==> flow/design.v <==
module LASER (
    input CLK,
    input RST,
    input [3:0] X,
    input [3:0] Y,
    output reg [3:0] C1X,
    output reg [3:0] C1Y,
    output reg [3:0] C2X,
    output reg [3:0] C2Y,
    output reg DONE);
  parameter DATA_WIDTH      = 4;
  parameter VALID_POINT_NUM = 40;
  parameter VALID_POINT_NUM_BY_FOUR = 10;
  parameter ITER_NUM        = 4;
  parameter VALID_PTS_WIDTH       = 6;
  parameter RADIUS = 4;
  integer idx,depth;
  reg[6:0] currentState, nextState;
  localparam IDLE         = 7'b0000001;
  localparam RD_DATA      = 7'b0000010;
  localparam FIRST_TRY_C1 = 7'b0000100;
  localparam FIND_C2      = 7'b0001000;
  localparam FIND_C1      = 7'b0010000;
  localparam EVAL         = 7'b0100000;
  localparam FINISH         = 7'b1000000;
  wire state_IDLE         = currentState[0];
  wire state_RD_DATA      = currentState[1];
  wire state_FIRST_TRY_C1 = currentState[2];
  wire state_FIND_C2      = currentState[3];
  wire state_FIND_C1      = currentState[4];
  wire state_EVAL         = currentState[5];
  wire state_DONE         = currentState[6];
  reg[5:0] valid_pts_cnt;
  reg[DATA_WIDTH-1:0] row_ptr,col_ptr;
  reg[2:0] iters_cnt ;
  wire[1:0] rd_data_in_switch = valid_pts_cnt[1:0];
  reg[VALID_PTS_WIDTH-1:0] curr_valid_Num_acc_ff;
  reg[VALID_PTS_WIDTH-1:0] best_Num_ff;
  reg[DATA_WIDTH-1:0] bestC1X_ff,bestC1Y_ff,bestC2X_ff,bestC2Y_ff;
  reg[DATA_WIDTH-1:0] valid_pts_X_cir_buf[0:VALID_POINT_NUM_BY_FOUR-1][0:3];
  reg[DATA_WIDTH-1:0] valid_pts_Y_cir_buf[0:VALID_POINT_NUM_BY_FOUR-1][0:3];
  reg [VALID_PTS_WIDTH-1:0] det_inside_C1;
  reg [VALID_PTS_WIDTH-1:0] det_inside_C2;
  reg [VALID_PTS_WIDTH-1:0] curr_valid_Num_acc_wr;
  wire[3:0] pt_is_in;
  wire[DATA_WIDTH-1:0] current_validX1 = valid_pts_X_cir_buf[VALID_POINT_NUM_BY_FOUR-1][0];
  wire[DATA_WIDTH-1:0] current_validY1 = valid_pts_Y_cir_buf[VALID_POINT_NUM_BY_FOUR-1][0];
  wire[DATA_WIDTH-1:0] current_validX2 = valid_pts_X_cir_buf[VALID_POINT_NUM_BY_FOUR-1][1];
  wire[DATA_WIDTH-1:0] current_validY2 = valid_pts_Y_cir_buf[VALID_POINT_NUM_BY_FOUR-1][1];
  wire[DATA_WIDTH-1:0] current_validX3 = valid_pts_X_cir_buf[VALID_POINT_NUM_BY_FOUR-1][2];
  wire[DATA_WIDTH-1:0] current_validY3 = valid_pts_Y_cir_buf[VALID_POINT_NUM_BY_FOUR-1][2];
  wire[DATA_WIDTH-1:0] current_validX4 = valid_pts_X_cir_buf[VALID_POINT_NUM_BY_FOUR-1][3];
  wire[DATA_WIDTH-1:0] current_validY4 = valid_pts_Y_cir_buf[VALID_POINT_NUM_BY_FOUR-1][3];
  wire rd_data_done_f        = valid_pts_cnt == (VALID_POINT_NUM-1) && state_RD_DATA;
  wire valid_pts_traversed_f = valid_pts_cnt == (VALID_POINT_NUM_BY_FOUR-1) &&
       (state_FIND_C1 || state_FIND_C2 || state_FIRST_TRY_C1) ;
  wire first_try_done_f      = row_ptr == 15 && col_ptr == 15
       && state_FIRST_TRY_C1 && valid_pts_traversed_f;
  wire find_C2_done_f      = row_ptr == 15 && col_ptr == 15 && state_FIND_C2;
  wire find_C1_done_f      = row_ptr == 15 && col_ptr == 15 && state_FIND_C1;
  wire value_converged_f   = curr_valid_Num_acc_ff == best_Num_ff && state_EVAL;
  wire iters_done_f        = iters_cnt == ITER_NUM-1;
  always @(posedge CLK)
  begin
    if(RST)
    begin
      currentState <= RD_DATA;
    end
    else
    begin
      currentState <= nextState;
    end
  end
  always @(*)
  begin
    case (currentState)
      IDLE    :
      begin
        nextState            = RD_DATA;
      end
      RD_DATA :
      begin
        nextState            = rd_data_done_f   ? FIRST_TRY_C1 : RD_DATA;
      end
      FIRST_TRY_C1 :
      begin
        nextState            = first_try_done_f ? FIND_C2 : FIRST_TRY_C1;
      end
      FIND_C2 :
      begin
        nextState            = find_C2_done_f ? FIND_C1 : FIND_C2;
      end
      FIND_C1 :
      begin
        nextState            =  find_C1_done_f ? EVAL : FIND_C1;
      end
      EVAL    :
      begin
        nextState            = (iters_done_f || value_converged_f) ? FINISH:FIND_C2;
      end
      FINISH    :
      begin
        nextState            = IDLE;
      end
      default :
      begin
        nextState            = IDLE;
      end
    endcase
  end
  always @(posedge CLK)
  begin
    if(RST)
    begin
      row_ptr <= 0;
      col_ptr <= 0;
    end
    else if(state_IDLE || currentState != nextState)
    begin
      row_ptr <= 0;
      col_ptr <= 0;
    end
    else
    begin
      if(first_try_done_f || find_C1_done_f || find_C2_done_f)
      begin
        row_ptr  <= 0;
        col_ptr  <= 0;
      end
      else
      begin
        row_ptr  <= (col_ptr == 15) && valid_pts_traversed_f ?
                 row_ptr+1 : row_ptr ;
        col_ptr  <= valid_pts_traversed_f ?
                 ((col_ptr==15) ? 0 :col_ptr+1) : col_ptr;
      end
    end
  end
  always @(posedge CLK)
  begin
    if(RST)
    begin
      valid_pts_cnt <= 0;
    end
    else if(state_IDLE || currentState != nextState || valid_pts_traversed_f)
    begin
      valid_pts_cnt <= 0;
    end
    else if(state_RD_DATA)
    begin
      valid_pts_cnt <= valid_pts_cnt + 1;
    end
    else if(state_FIND_C1 || state_FIND_C2 || state_FIRST_TRY_C1)
    begin
      valid_pts_cnt <= valid_pts_cnt + 1;
    end
    else
    begin
      valid_pts_cnt <= valid_pts_cnt;
    end
  end
  always @(posedge CLK)
  begin
    if(RST)
    begin
      iters_cnt <= 0;
    end
    else if(state_IDLE)
    begin
      iters_cnt <= 0;
    end
    else if(find_C1_done_f)
    begin
      iters_cnt <= iters_cnt + 1;
    end
    else
    begin
      ;
    end
  end
  always @(posedge CLK)
  begin
    if(state_RD_DATA)
    begin
      for ( depth = 0 ; depth < 4 ; depth = depth + 1)
        for(idx = 1 ; idx < VALID_POINT_NUM_BY_FOUR ; idx = idx+1)
        begin
          if(rd_data_in_switch==2'b00)
          begin
            valid_pts_X_cir_buf[idx][depth] <= valid_pts_X_cir_buf[idx-1][depth];
            valid_pts_Y_cir_buf[idx][depth] <= valid_pts_Y_cir_buf[idx-1][depth];
          end
        end
      case(rd_data_in_switch)
        2'b00:
        begin
          valid_pts_X_cir_buf[0][0] <= X;
          valid_pts_Y_cir_buf[0][0] <= Y;
        end
        2'b01:
        begin
          valid_pts_X_cir_buf[0][1] <= X;
          valid_pts_Y_cir_buf[0][1] <= Y;
        end
        2'b10:
        begin
          valid_pts_X_cir_buf[0][2] <= X;
          valid_pts_Y_cir_buf[0][2] <= Y;
        end
        2'b11:
        begin
          valid_pts_X_cir_buf[0][3] <= X;
          valid_pts_Y_cir_buf[0][3] <= Y;
        end
        default:
        begin
          valid_pts_X_cir_buf[0][0] <= 0;
          valid_pts_Y_cir_buf[0][0] <= 0;
        end
      endcase
    end
    else if((state_FIND_C1 || state_FIRST_TRY_C1 || state_FIND_C2))
    begin
      for(depth = 0 ;depth < 4 ; depth= depth + 1)
        for(idx = 1 ; idx < VALID_POINT_NUM_BY_FOUR ; idx = idx+1)
        begin
          valid_pts_X_cir_buf[idx][depth] <= valid_pts_X_cir_buf[idx-1][depth];
          valid_pts_Y_cir_buf[idx][depth] <= valid_pts_Y_cir_buf[idx-1][depth];
          valid_pts_X_cir_buf[0][depth] <= valid_pts_X_cir_buf[VALID_POINT_NUM_BY_FOUR-1][depth];
          valid_pts_Y_cir_buf[0][depth] <= valid_pts_Y_cir_buf[VALID_POINT_NUM_BY_FOUR-1][depth];
        end
    end
    else
    begin
      ;
    end
  end
  always @(posedge CLK)
  begin
    if(RST)
    begin
      bestC1X_ff <= 0;
      bestC1Y_ff <= 0;
      bestC2X_ff <= 0;
      bestC2Y_ff <= 0;
      best_Num_ff <= 0;
    end
    else if(state_IDLE)
    begin
      bestC1X_ff <= 0;
      bestC1Y_ff <= 0;
      bestC2X_ff <= 0;
      bestC2Y_ff <= 0;
      best_Num_ff <= 0;
    end
    else if(state_FIRST_TRY_C1 || state_FIND_C1)
    begin
      if(curr_valid_Num_acc_wr >= best_Num_ff)
      begin
        bestC1X_ff <= col_ptr;
        bestC1Y_ff <= row_ptr;
        best_Num_ff <= curr_valid_Num_acc_wr;
      end
      else
      begin
        ;
      end
    end
    else if(state_FIND_C2)
    begin
      if(curr_valid_Num_acc_wr >= best_Num_ff)
      begin
        bestC2X_ff <= col_ptr;
        bestC2Y_ff <= row_ptr;
        best_Num_ff <= curr_valid_Num_acc_wr;
      end
      else
      begin
        ;
      end
    end
    else
    begin
      bestC1X_ff <= bestC1X_ff;
      bestC1Y_ff <= bestC1Y_ff;
      bestC2X_ff <= bestC2X_ff;
      bestC2Y_ff <= bestC2Y_ff;
      best_Num_ff <= best_Num_ff;
    end
  end
  always @(posedge CLK)
  begin
    if(RST)
    begin
      C1X <= 0;
      C1Y <= 0;
      C2X <= 0;
      C2Y <= 0;
      DONE <= 0;
    end
    else if(state_IDLE)
    begin
      C1X <= 0;
      C1Y <= 0;
      C2X <= 0;
      C2Y <= 0;
      DONE <= 0;
    end
    else if(state_DONE)
    begin
      C1X <= bestC1X_ff;
      C1Y <= bestC1Y_ff;
      C2X <= bestC2X_ff;
      C2Y <= bestC2Y_ff;
      DONE <= 1;
    end
    else
    begin
      ;
    end
  end
  reg[DATA_WIDTH-1:0] C1_Xin;
  reg[DATA_WIDTH-1:0] C1_Yin;
  wire[DATA_WIDTH-1:0] C1_Xin_feed = C1_Xin;
  wire[DATA_WIDTH-1:0] C1_Yin_feed = C1_Yin;
  reg[DATA_WIDTH-1:0] C2_Xin;
  reg[DATA_WIDTH-1:0] C2_Yin;
  wire[DATA_WIDTH-1:0] C2_Xin_feed = C2_Xin;
  wire[DATA_WIDTH-1:0] C2_Yin_feed = C2_Yin;
  always @(*)
  begin:DET_IN_INPUTS
    if(state_FIRST_TRY_C1)
    begin
      C1_Xin = col_ptr;
      C1_Yin = row_ptr;
      C2_Xin = col_ptr;
      C2_Yin = row_ptr;
    end
    else if(state_FIND_C1)
    begin
      C1_Xin = col_ptr;
      C1_Yin = row_ptr;
      C2_Xin = bestC2X_ff;
      C2_Yin = bestC2Y_ff;
    end
    else if(state_FIND_C2)
    begin
      C1_Xin = bestC1X_ff;
      C1_Yin = bestC1Y_ff;
      C2_Xin = col_ptr;
      C2_Yin = row_ptr;
    end
    else
    begin
      C1_Xin = 0;
      C1_Yin = 0;
      C2_Xin = 0;
      C2_Yin = 0;
    end
  end
  always @(posedge CLK )
  begin
    if(RST)
    begin
      curr_valid_Num_acc_ff <= 0;
    end
    else if(state_IDLE || valid_pts_traversed_f||currentState!=nextState)
    begin
      curr_valid_Num_acc_ff <= 0;
    end
    else if(state_FIND_C1 || state_FIND_C2 || state_FIRST_TRY_C1)
    begin
      curr_valid_Num_acc_ff <= curr_valid_Num_acc_wr;
    end
    else
    begin
      curr_valid_Num_acc_ff <= curr_valid_Num_acc_ff;
    end
  end
  always @(*)
  begin
    curr_valid_Num_acc_wr = (pt_is_in[0] + pt_is_in[1]) + (pt_is_in[2] +pt_is_in[3])
                          + curr_valid_Num_acc_ff;
  end
  det_inside
    #(
      .RADIUS (RADIUS )
    )
    u_det_inside0(
      .circle1X (C1_Xin_feed ),
      .circle1Y (C1_Yin_feed ),
      .circle2X (C2_Xin_feed ),
      .circle2Y (C2_Yin_feed ),
      .validX   (current_validX1),
      .validY   (current_validY1),
      .pt_is_in (pt_is_in[0] )
    );
  det_inside
    #(
      .RADIUS (RADIUS )
    )
    u_det_inside1(
      .circle1X (C1_Xin_feed ),
      .circle1Y (C1_Yin_feed ),
      .circle2X (C2_Xin_feed ),
      .circle2Y (C2_Yin_feed ),
      .validX   (current_validX2),
      .validY   (current_validY2),
      .pt_is_in (pt_is_in[1] )
    );
  det_inside
    #(
      .RADIUS (RADIUS )
    )
    u_det_inside2(
      .circle1X (C1_Xin_feed ),
      .circle1Y (C1_Yin_feed ),
      .circle2X (C2_Xin_feed ),
      .circle2Y (C2_Yin_feed ),
      .validX   (current_validX3   ),
      .validY   (current_validY3  ),
      .pt_is_in (pt_is_in[2] )
    );
  det_inside
    #(
      .RADIUS (RADIUS )
    )
    u_det_inside3(
      .circle1X (C1_Xin_feed ),
      .circle1Y (C1_Yin_feed ),
      .circle2X (C2_Xin_feed ),
      .circle2Y (C2_Yin_feed ),
      .validX   (current_validX4   ),
      .validY   (current_validY4   ),
      .pt_is_in (pt_is_in[3] )
    );
endmodule
module det_inside(input[3:0] circle1X,
                    input[3:0] circle1Y,
                    input[3:0] circle2X,
                    input[3:0] circle2Y,
                    input[3:0] validX,
                    input[3:0] validY,
                    output pt_is_in);
  parameter RADIUS = 4;
  reg det_inside_C1,det_inside_C2;
  wire signed[4:0] dispC1X = validX - circle1X;
  reg[3:0] absDispC1X;
  wire signed[4:0] dispC1Y = validY - circle1Y;
  reg[3:0] absDispC1Y;
  wire signed[4:0] dispC2X = validX - circle2X;
  reg[3:0] absDispC2X;
  wire signed[4:0] dispC2Y = validY - circle2Y;
  reg[3:0] absDispC2Y;
  always @(*)
  begin: absoulute
    if(dispC1X > 0)
    begin
      absDispC1X = dispC1X;
    end
    else
    begin
      absDispC1X = ~dispC1X+1;
    end
    if(dispC1Y > 0)
    begin
      absDispC1Y = dispC1Y;
    end
    else
    begin
      absDispC1Y = ~dispC1Y+1;
    end
    if(dispC2X > 0)
    begin
      absDispC2X = dispC2X;
    end
    else
    begin
      absDispC2X = ~dispC2X+1;
    end
    if(dispC2Y > 0)
    begin
      absDispC2Y = dispC2Y;
    end
    else
    begin
      absDispC2Y = ~dispC2Y+1;
    end
  end
  always@(*)
  begin: DET_INSIDE
    det_inside_C1 = ((absDispC1X == RADIUS) && (absDispC1Y == 0))
                  || ((absDispC1X == 0) && (absDispC1Y == RADIUS))
                  || (((absDispC1X <= RADIUS - 1) && (absDispC1Y <= RADIUS - 1))
                      && ~((absDispC1X == RADIUS - 1) && (absDispC1Y == RADIUS - 1)));
    det_inside_C2 = ((absDispC2X == RADIUS) && (absDispC2Y == 0))
                  || ((absDispC2X == 0) && (absDispC2Y == RADIUS))
                  || (((absDispC2X <= RADIUS - 1) && (absDispC2Y <= RADIUS - 1))
                      && ~((absDispC2X == RADIUS - 1) && (absDispC2Y == RADIUS - 1)));
  end
  assign pt_is_in = det_inside_C1 || det_inside_C2;
endmodule
Tool chain data of LASER
The steps from the RTL of LASER to its reports follow in flow order.
Line numbers count from 1 in the design file above.
Library cell names are shortened.
A cell with - has no value.

design
  design top = LASER
  clock input = CLK
  library = sky130hd
  corner = tt_025C_1v80

Elaborated design
Counts by Yosys on the flattened word-level netlist (proc, flatten, opt, wreduce). Print and check cells are left out. Cells with the same type and inputs are merged into one.

operators by class
  bitwise logic cells = 25
  equality and inequality tests = 52
  multiplexer cells = 280
  $add $sub $neg = 40
  $lt $le $gt $ge = 33
  reductions and logical operators = 110

operators by type and width
  kind                                                                       count
  4-bit two-way mux                                                          270
  4-bit by 4-bit subtractor with 5-bit output                                16
  5-bit by 1-bit greater-than comparator with 1-bit output with constant B   16
  4-bit by 2-bit adder with 4-bit output with constant B                     16
  4-bit by 2-bit less-or-equal comparator with 1-bit output with constant B  16
  4-bit by 2-bit equality test with 1-bit output with constant B             16
  4-bit by 3-bit equality test with 1-bit output with constant B             16
  4-bit NOT                                                                  16
  4-bit zero test                                                            16
  1-bit logical AND                                                          49
  7-bit case mux with 6-bit select                                           1
  6-bit two-way mux                                                          6
  1-bit logical OR                                                           31
  2-bit AND reduction                                                        5
  1-bit NOT                                                                  9
  2-bit by 1-bit != test with 1-bit output with constant B                   4
  4-bit by 1-bit adder with 4-bit output with constant B                     2
  4-bit equality test with constant B                                        2
  7-bit by 1-bit equality test with 1-bit output with constant B             1
  7-bit by 2-bit equality test with 1-bit output with constant B             1
  7-bit by 3-bit equality test with 1-bit output with constant B             1
  7-bit by 4-bit equality test with 1-bit output with constant B             1
  7-bit by 5-bit equality test with 1-bit output with constant B             1
  7-bit by 6-bit equality test with 1-bit output with constant B             1
  7-bit != test                                                              1
  7-bit two-way mux                                                          1
  2-bit nonzero test                                                         3
  2-bit OR reduction                                                         3

Other operator kinds: 17; their cells: 19.

storage and ports
  flip-flop bits (word level) = 389
  bits of input ports = 10
  output and inout port bits = 17

Longest topological paths
Yosys ltp: most cells in a row. Word level: on the elaborated netlist, between registers, memories and ports. Mapped: between sequential cells and ports; inverters and the memories' decode and read muxes count.

logic depth
  depth after elaboration = 20
  ABC_AREA = 1
  gate-level depth with buffers = 41
  depth with buffers taken out = 39

Synthesis result
Source: synth_stat.txt of the flow (Yosys; design flattened, memories mapped). It holds for the ABC_AREA given above (unset counts as 0); a run with the other value may have another netlist.
Totals and module areas in this step are rounded.

mapped netlist
  flip-flop cells = 389
  chip area (Yosys) = 18230 um2
  mapped cells = 1812
  buffer cells = 17

cells by type
  cell type  count  total area (um2)
  edfxtp_1   320    9.61E+03
  nand2_1    472    1.77E+03
  dfxtp_1    69     1.38E+03
  ha_1       99     1.24E+03
  inv_1      255    957.168
  nand3_1    162    810.778
  nor2_1     128    480.461
  o21ai_0    65     325.312
  a21oi_1    54     270.259
  nand4_1    28     175.168
  xor2_1     19     166.41
  o21bai_1   17     127.622
  nand2_2    20     125.12
  xnor2_1    9      78.826
  fa_1       3      60.058
  a211oi_1   7      52.55
  clkbuf_1   13     48.797
  xor2_2     3      48.797

Other cell types: 31; their cells: 69.

Path before layout
OpenSTA on the mapped netlist: ideal clock, no wires. The path of least setup slack (recovery checks aside). Input and output delay are each 20% of the period. Register names are those of the netlist, which keeps one name where synthesis merged equal registers.

path post-synthesis
  kind = register -> register
  start = reg currentState[4]
  end = reg valid_pts_X_cir_buf
  path slack = -1.724 ns
  delay of the path = 8.224 ns
  clock period = 6.5 ns
  data arrival time = 5.995 ns
  time at the first pin = 0.000 ns
  path buffers = 2
  stages on the path = 9
  synthesis period reached = 8.224 ns

"delay of the path" = arrival - input delay + setup time.
"stages on the path" counts driving pins, that of a launching flip-flop among them; a cell with two outputs on the path counts twice.
"synthesis period reached" is the clock period less the worst setup slack; recovery checks do not enter. This is arithmetic on one report: input and output delays are still those of the set period (20% each).
An end named without its bit number is one bit of that signal or, where synthesis recoded a state register, one of its new flip-flops.
Between the ends stands the longest chain of elaborated cells between them, by number of cells; it is not shown to be the way that was timed. Of several equally long chains one is given.
Each line given opens the expression or statement behind the cell; cells for indexed reads and writes are added by Yosys, which also makes memories of some case tables.
A register here has more assigning lines than the two given.
The path ends at the enable pin of a flip-flop; only ways to that pin are counted.

on the way, post-synthesis
  cell sequence = dfxtp_1 -> buf_4 -> inv_2 -> nand2_4 -> nor2_2 -> inv_2 -> clkbuf_1 -> nand2_1 -> nand2_1
  length of the longest elaborated chain = 4
  elaborated cells on any way between the ends = 4
  classes of those cells = 4 x reduce/logical

RTL lines, path post-synthesis
  what                           line  source
  start: declaration             18    reg[6:0] currentState, nextState;
  start: assignment              67    currentState <= RD_DATA;
  start: assignment              71    currentState <= nextState;
  1-bit logical OR (2 in a row)  222   else if((state_FIND_C1 || state_FIRST_TRY_C1 || state_FIND_C2))
  2-bit nonzero test             -
  2-bit AND reduction            -
  end: assignment                227   valid_pts_X_cir_buf[idx][depth] <= valid_pts_X_cir_buf[idx-1][depth];
  end: assignment                229   valid_pts_X_cir_buf[0][depth] <= valid_pts_X_cir_buf[VALID_POINT_NUM_BY_FOUR-1][depth];
  end: declaration               40    reg[DATA_WIDTH-1:0] valid_pts_X_cir_buf[0:VALID_POINT_NUM_BY_FOUR-1][0:3];

Path in the finished layout
Path of least setup slack in the final report of job 1 (OpenROAD, finished layout, wires in). Where an end is a register, its clock arrival counts in the times.

path post-layout
  kind = register -> register
  start = reg currentState[4]
  end = reg (name not given)
  data arrival time = 8.02 ns
  path slack = 2.41 ns
  clock period = 9.96 ns
  time at the first pin = 0.53 ns
  stages on the path = 38
  path buffers = 3

Between the ends stands the longest chain of elaborated cells between them, by number of cells; it is not shown to be the way that was timed. Of several equally long chains one is given.

on the way, post-layout
  cell sequence = dfxtp_1 -> buf_4 -> inv_2 -> nand2_4 -> nor2_1 -> nand2_1 -> o21ai_1 -> buf_4 -> ha_1 -> inv_1 -> ha_1 -> inv_1 -> ha_1 -> inv_1 -> nand3_1 -> xnor2_1 -> nand2_1 -> nand2_1 -> (+2 left out) -> nor2_1 -> a21oi_1 -> fa_1 -> fa_1 -> inv_1 -> fa_1 -> ha_1 -> a21boi_0 -> o21ai_0 -> a21boi_0 -> o21a_1 -> o21ai_0 -> nand2_1 -> nand2_1 -> inv_1 -> clkbuf_1 -> o21ai_0 -> a21oi_1
  length of the longest elaborated chain = 17
  elaborated cells on any way between the ends = 228
  classes of those cells = 36 x add/sub; 33 x compare; 32 x eq/ne; 24 x mux; 25 x logic; 78 x reduce/logical

RTL lines, path post-layout
  what                                            line  source
  start: declaration                              18    reg[6:0] currentState, nextState;
  start: assignment                               67    currentState <= RD_DATA;
  start: assignment                               71    currentState <= nextState;
  4-bit two-way mux                               339   else if(state_FIND_C1)
  4-bit two-way mux                               332   if(state_FIRST_TRY_C1)
  4-bit by 4-bit subtractor with 5-bit output     447   wire signed[4:0] dispC1X = validX - circle1X;
  4-bit NOT                                       463   absDispC1X = ~dispC1X+1;
  4-bit by 2-bit adder with 4-bit output          463
  4-bit two-way mux                               457   if(dispC1X > 0)
  4-bit by 2-bit equality test with 1-bit output  495   && ~((absDispC1X == RADIUS - 1) && (absDispC1Y == RADIUS - 1)));
  (+3 left out)                                   -
  1-bit logical OR                                492   det_inside_C1 = ((absDispC1X == RADIUS) && (absDispC1Y == 0))
  1-bit logical OR                                501   assign pt_is_in = det_inside_C1 || det_inside_C2;
  1-bit by 1-bit adder with 2-bit output          382   curr_valid_Num_acc_wr = (pt_is_in[0] + pt_is_in[1]) + (pt_is_in[2] +pt_is_in[3])
  2-bit by 2-bit adder with 3-bit output          382
  3-bit by 6-bit adder with 6-bit output          382
  6-bit greater-or-equal comparator               271
  3-bit AND reduction                             -
  end: assignment                                 273
  end: assignment                                 286
  end: declaration                                39

Memo
Re: implementation data of LASER

Design LASER on sky130hd. What follows are 4 stored runs of the flow, each under its own settings; their order means nothing. The constraints put input and output delay at 20% of the set period each and load the outputs with 0.01 pF.
"period reached": clock period set for the run, less the worst setup slack. It is reckoned from that one timing run; input and output delays stay at 20% of the period that was set.
"time on the worst setup path" = time allowed to the worst setup path (clock period - input delay - output delay, where it has them) - its slack; a late launch clock adds to it, a late capture clock takes from it.
"overall power" rests on the timing tool's default activity at the inputs, not on a simulated workload.
Results are given in rounded form.
Settings: n/a = not set for that run.

setting or result                       job 1                 job 2                 job 3                 job 4
ABC_AREA                                1                     n/a                   n/a                   1
CAP_MARGIN                              0                     20                    20                    20
CELL_PAD_IN_SITES_DETAIL_PLACEMENT      1                     n/a                   n/a                   n/a
CORE_ASPECT_RATIO                       0.61                  n/a                   n/a                   n/a
CTS_CLUSTER_SIZE                        70                    n/a                   n/a                   40
GPL_ROUTABILITY_DRIVEN                  1                     n/a                   1                     0
GPL_TIMING_DRIVEN                       0                     n/a                   0                     0
HOLD_SLACK_MARGIN                       0.14                  n/a                   0.16                  n/a
MIN_ROUTING_LAYER                       met1                  n/a                   n/a                   n/a
PLACE_DENSITY_LB_ADDON                  0.04                  n/a                   0.03                  0.2
SLEW_MARGIN                             20                    20                    20                    20
period_ns                               9.96                  6.32                  9.96                  10.0
CORE_MARGIN                             2                     2                     2                     2
CORE_UTILIZATION                        40                    64                    40                    40
MAX_ROUTING_LAYER                       n/a                   n/a                   n/a                   met4
SETUP_SLACK_MARGIN                      n/a                   n/a                   n/a                   -0.06
area of the synthesized netlist (um2)   18230                 17780                 17780                 18230
total die area (um2)                    47350                 29130                 46160                 47290
standard-cell area after routing (um2)  20760                 21460                 20270                 20720
post-layout utilization                 0.459                 0.779                 0.46                  0.459
worst slack on setup checks (ns)        2.411                 0.055                 1.757                 2.873
setup total negative slack (ns)         0.000                 0.000                 0.000                 0.000
lowest hold slack (ns)                  0.404                 0.413                 0.412                 0.408
overall power (mW)                      6.588                 11.58                 6.825                 6.412
period reached (ns)                     7.549                 6.265                 8.203                 7.127
time on the worst setup path (ns)       7.55                  6.26                  8.20                  7.13
worst setup path type                   register -> register  register -> register  register -> register  register -> register
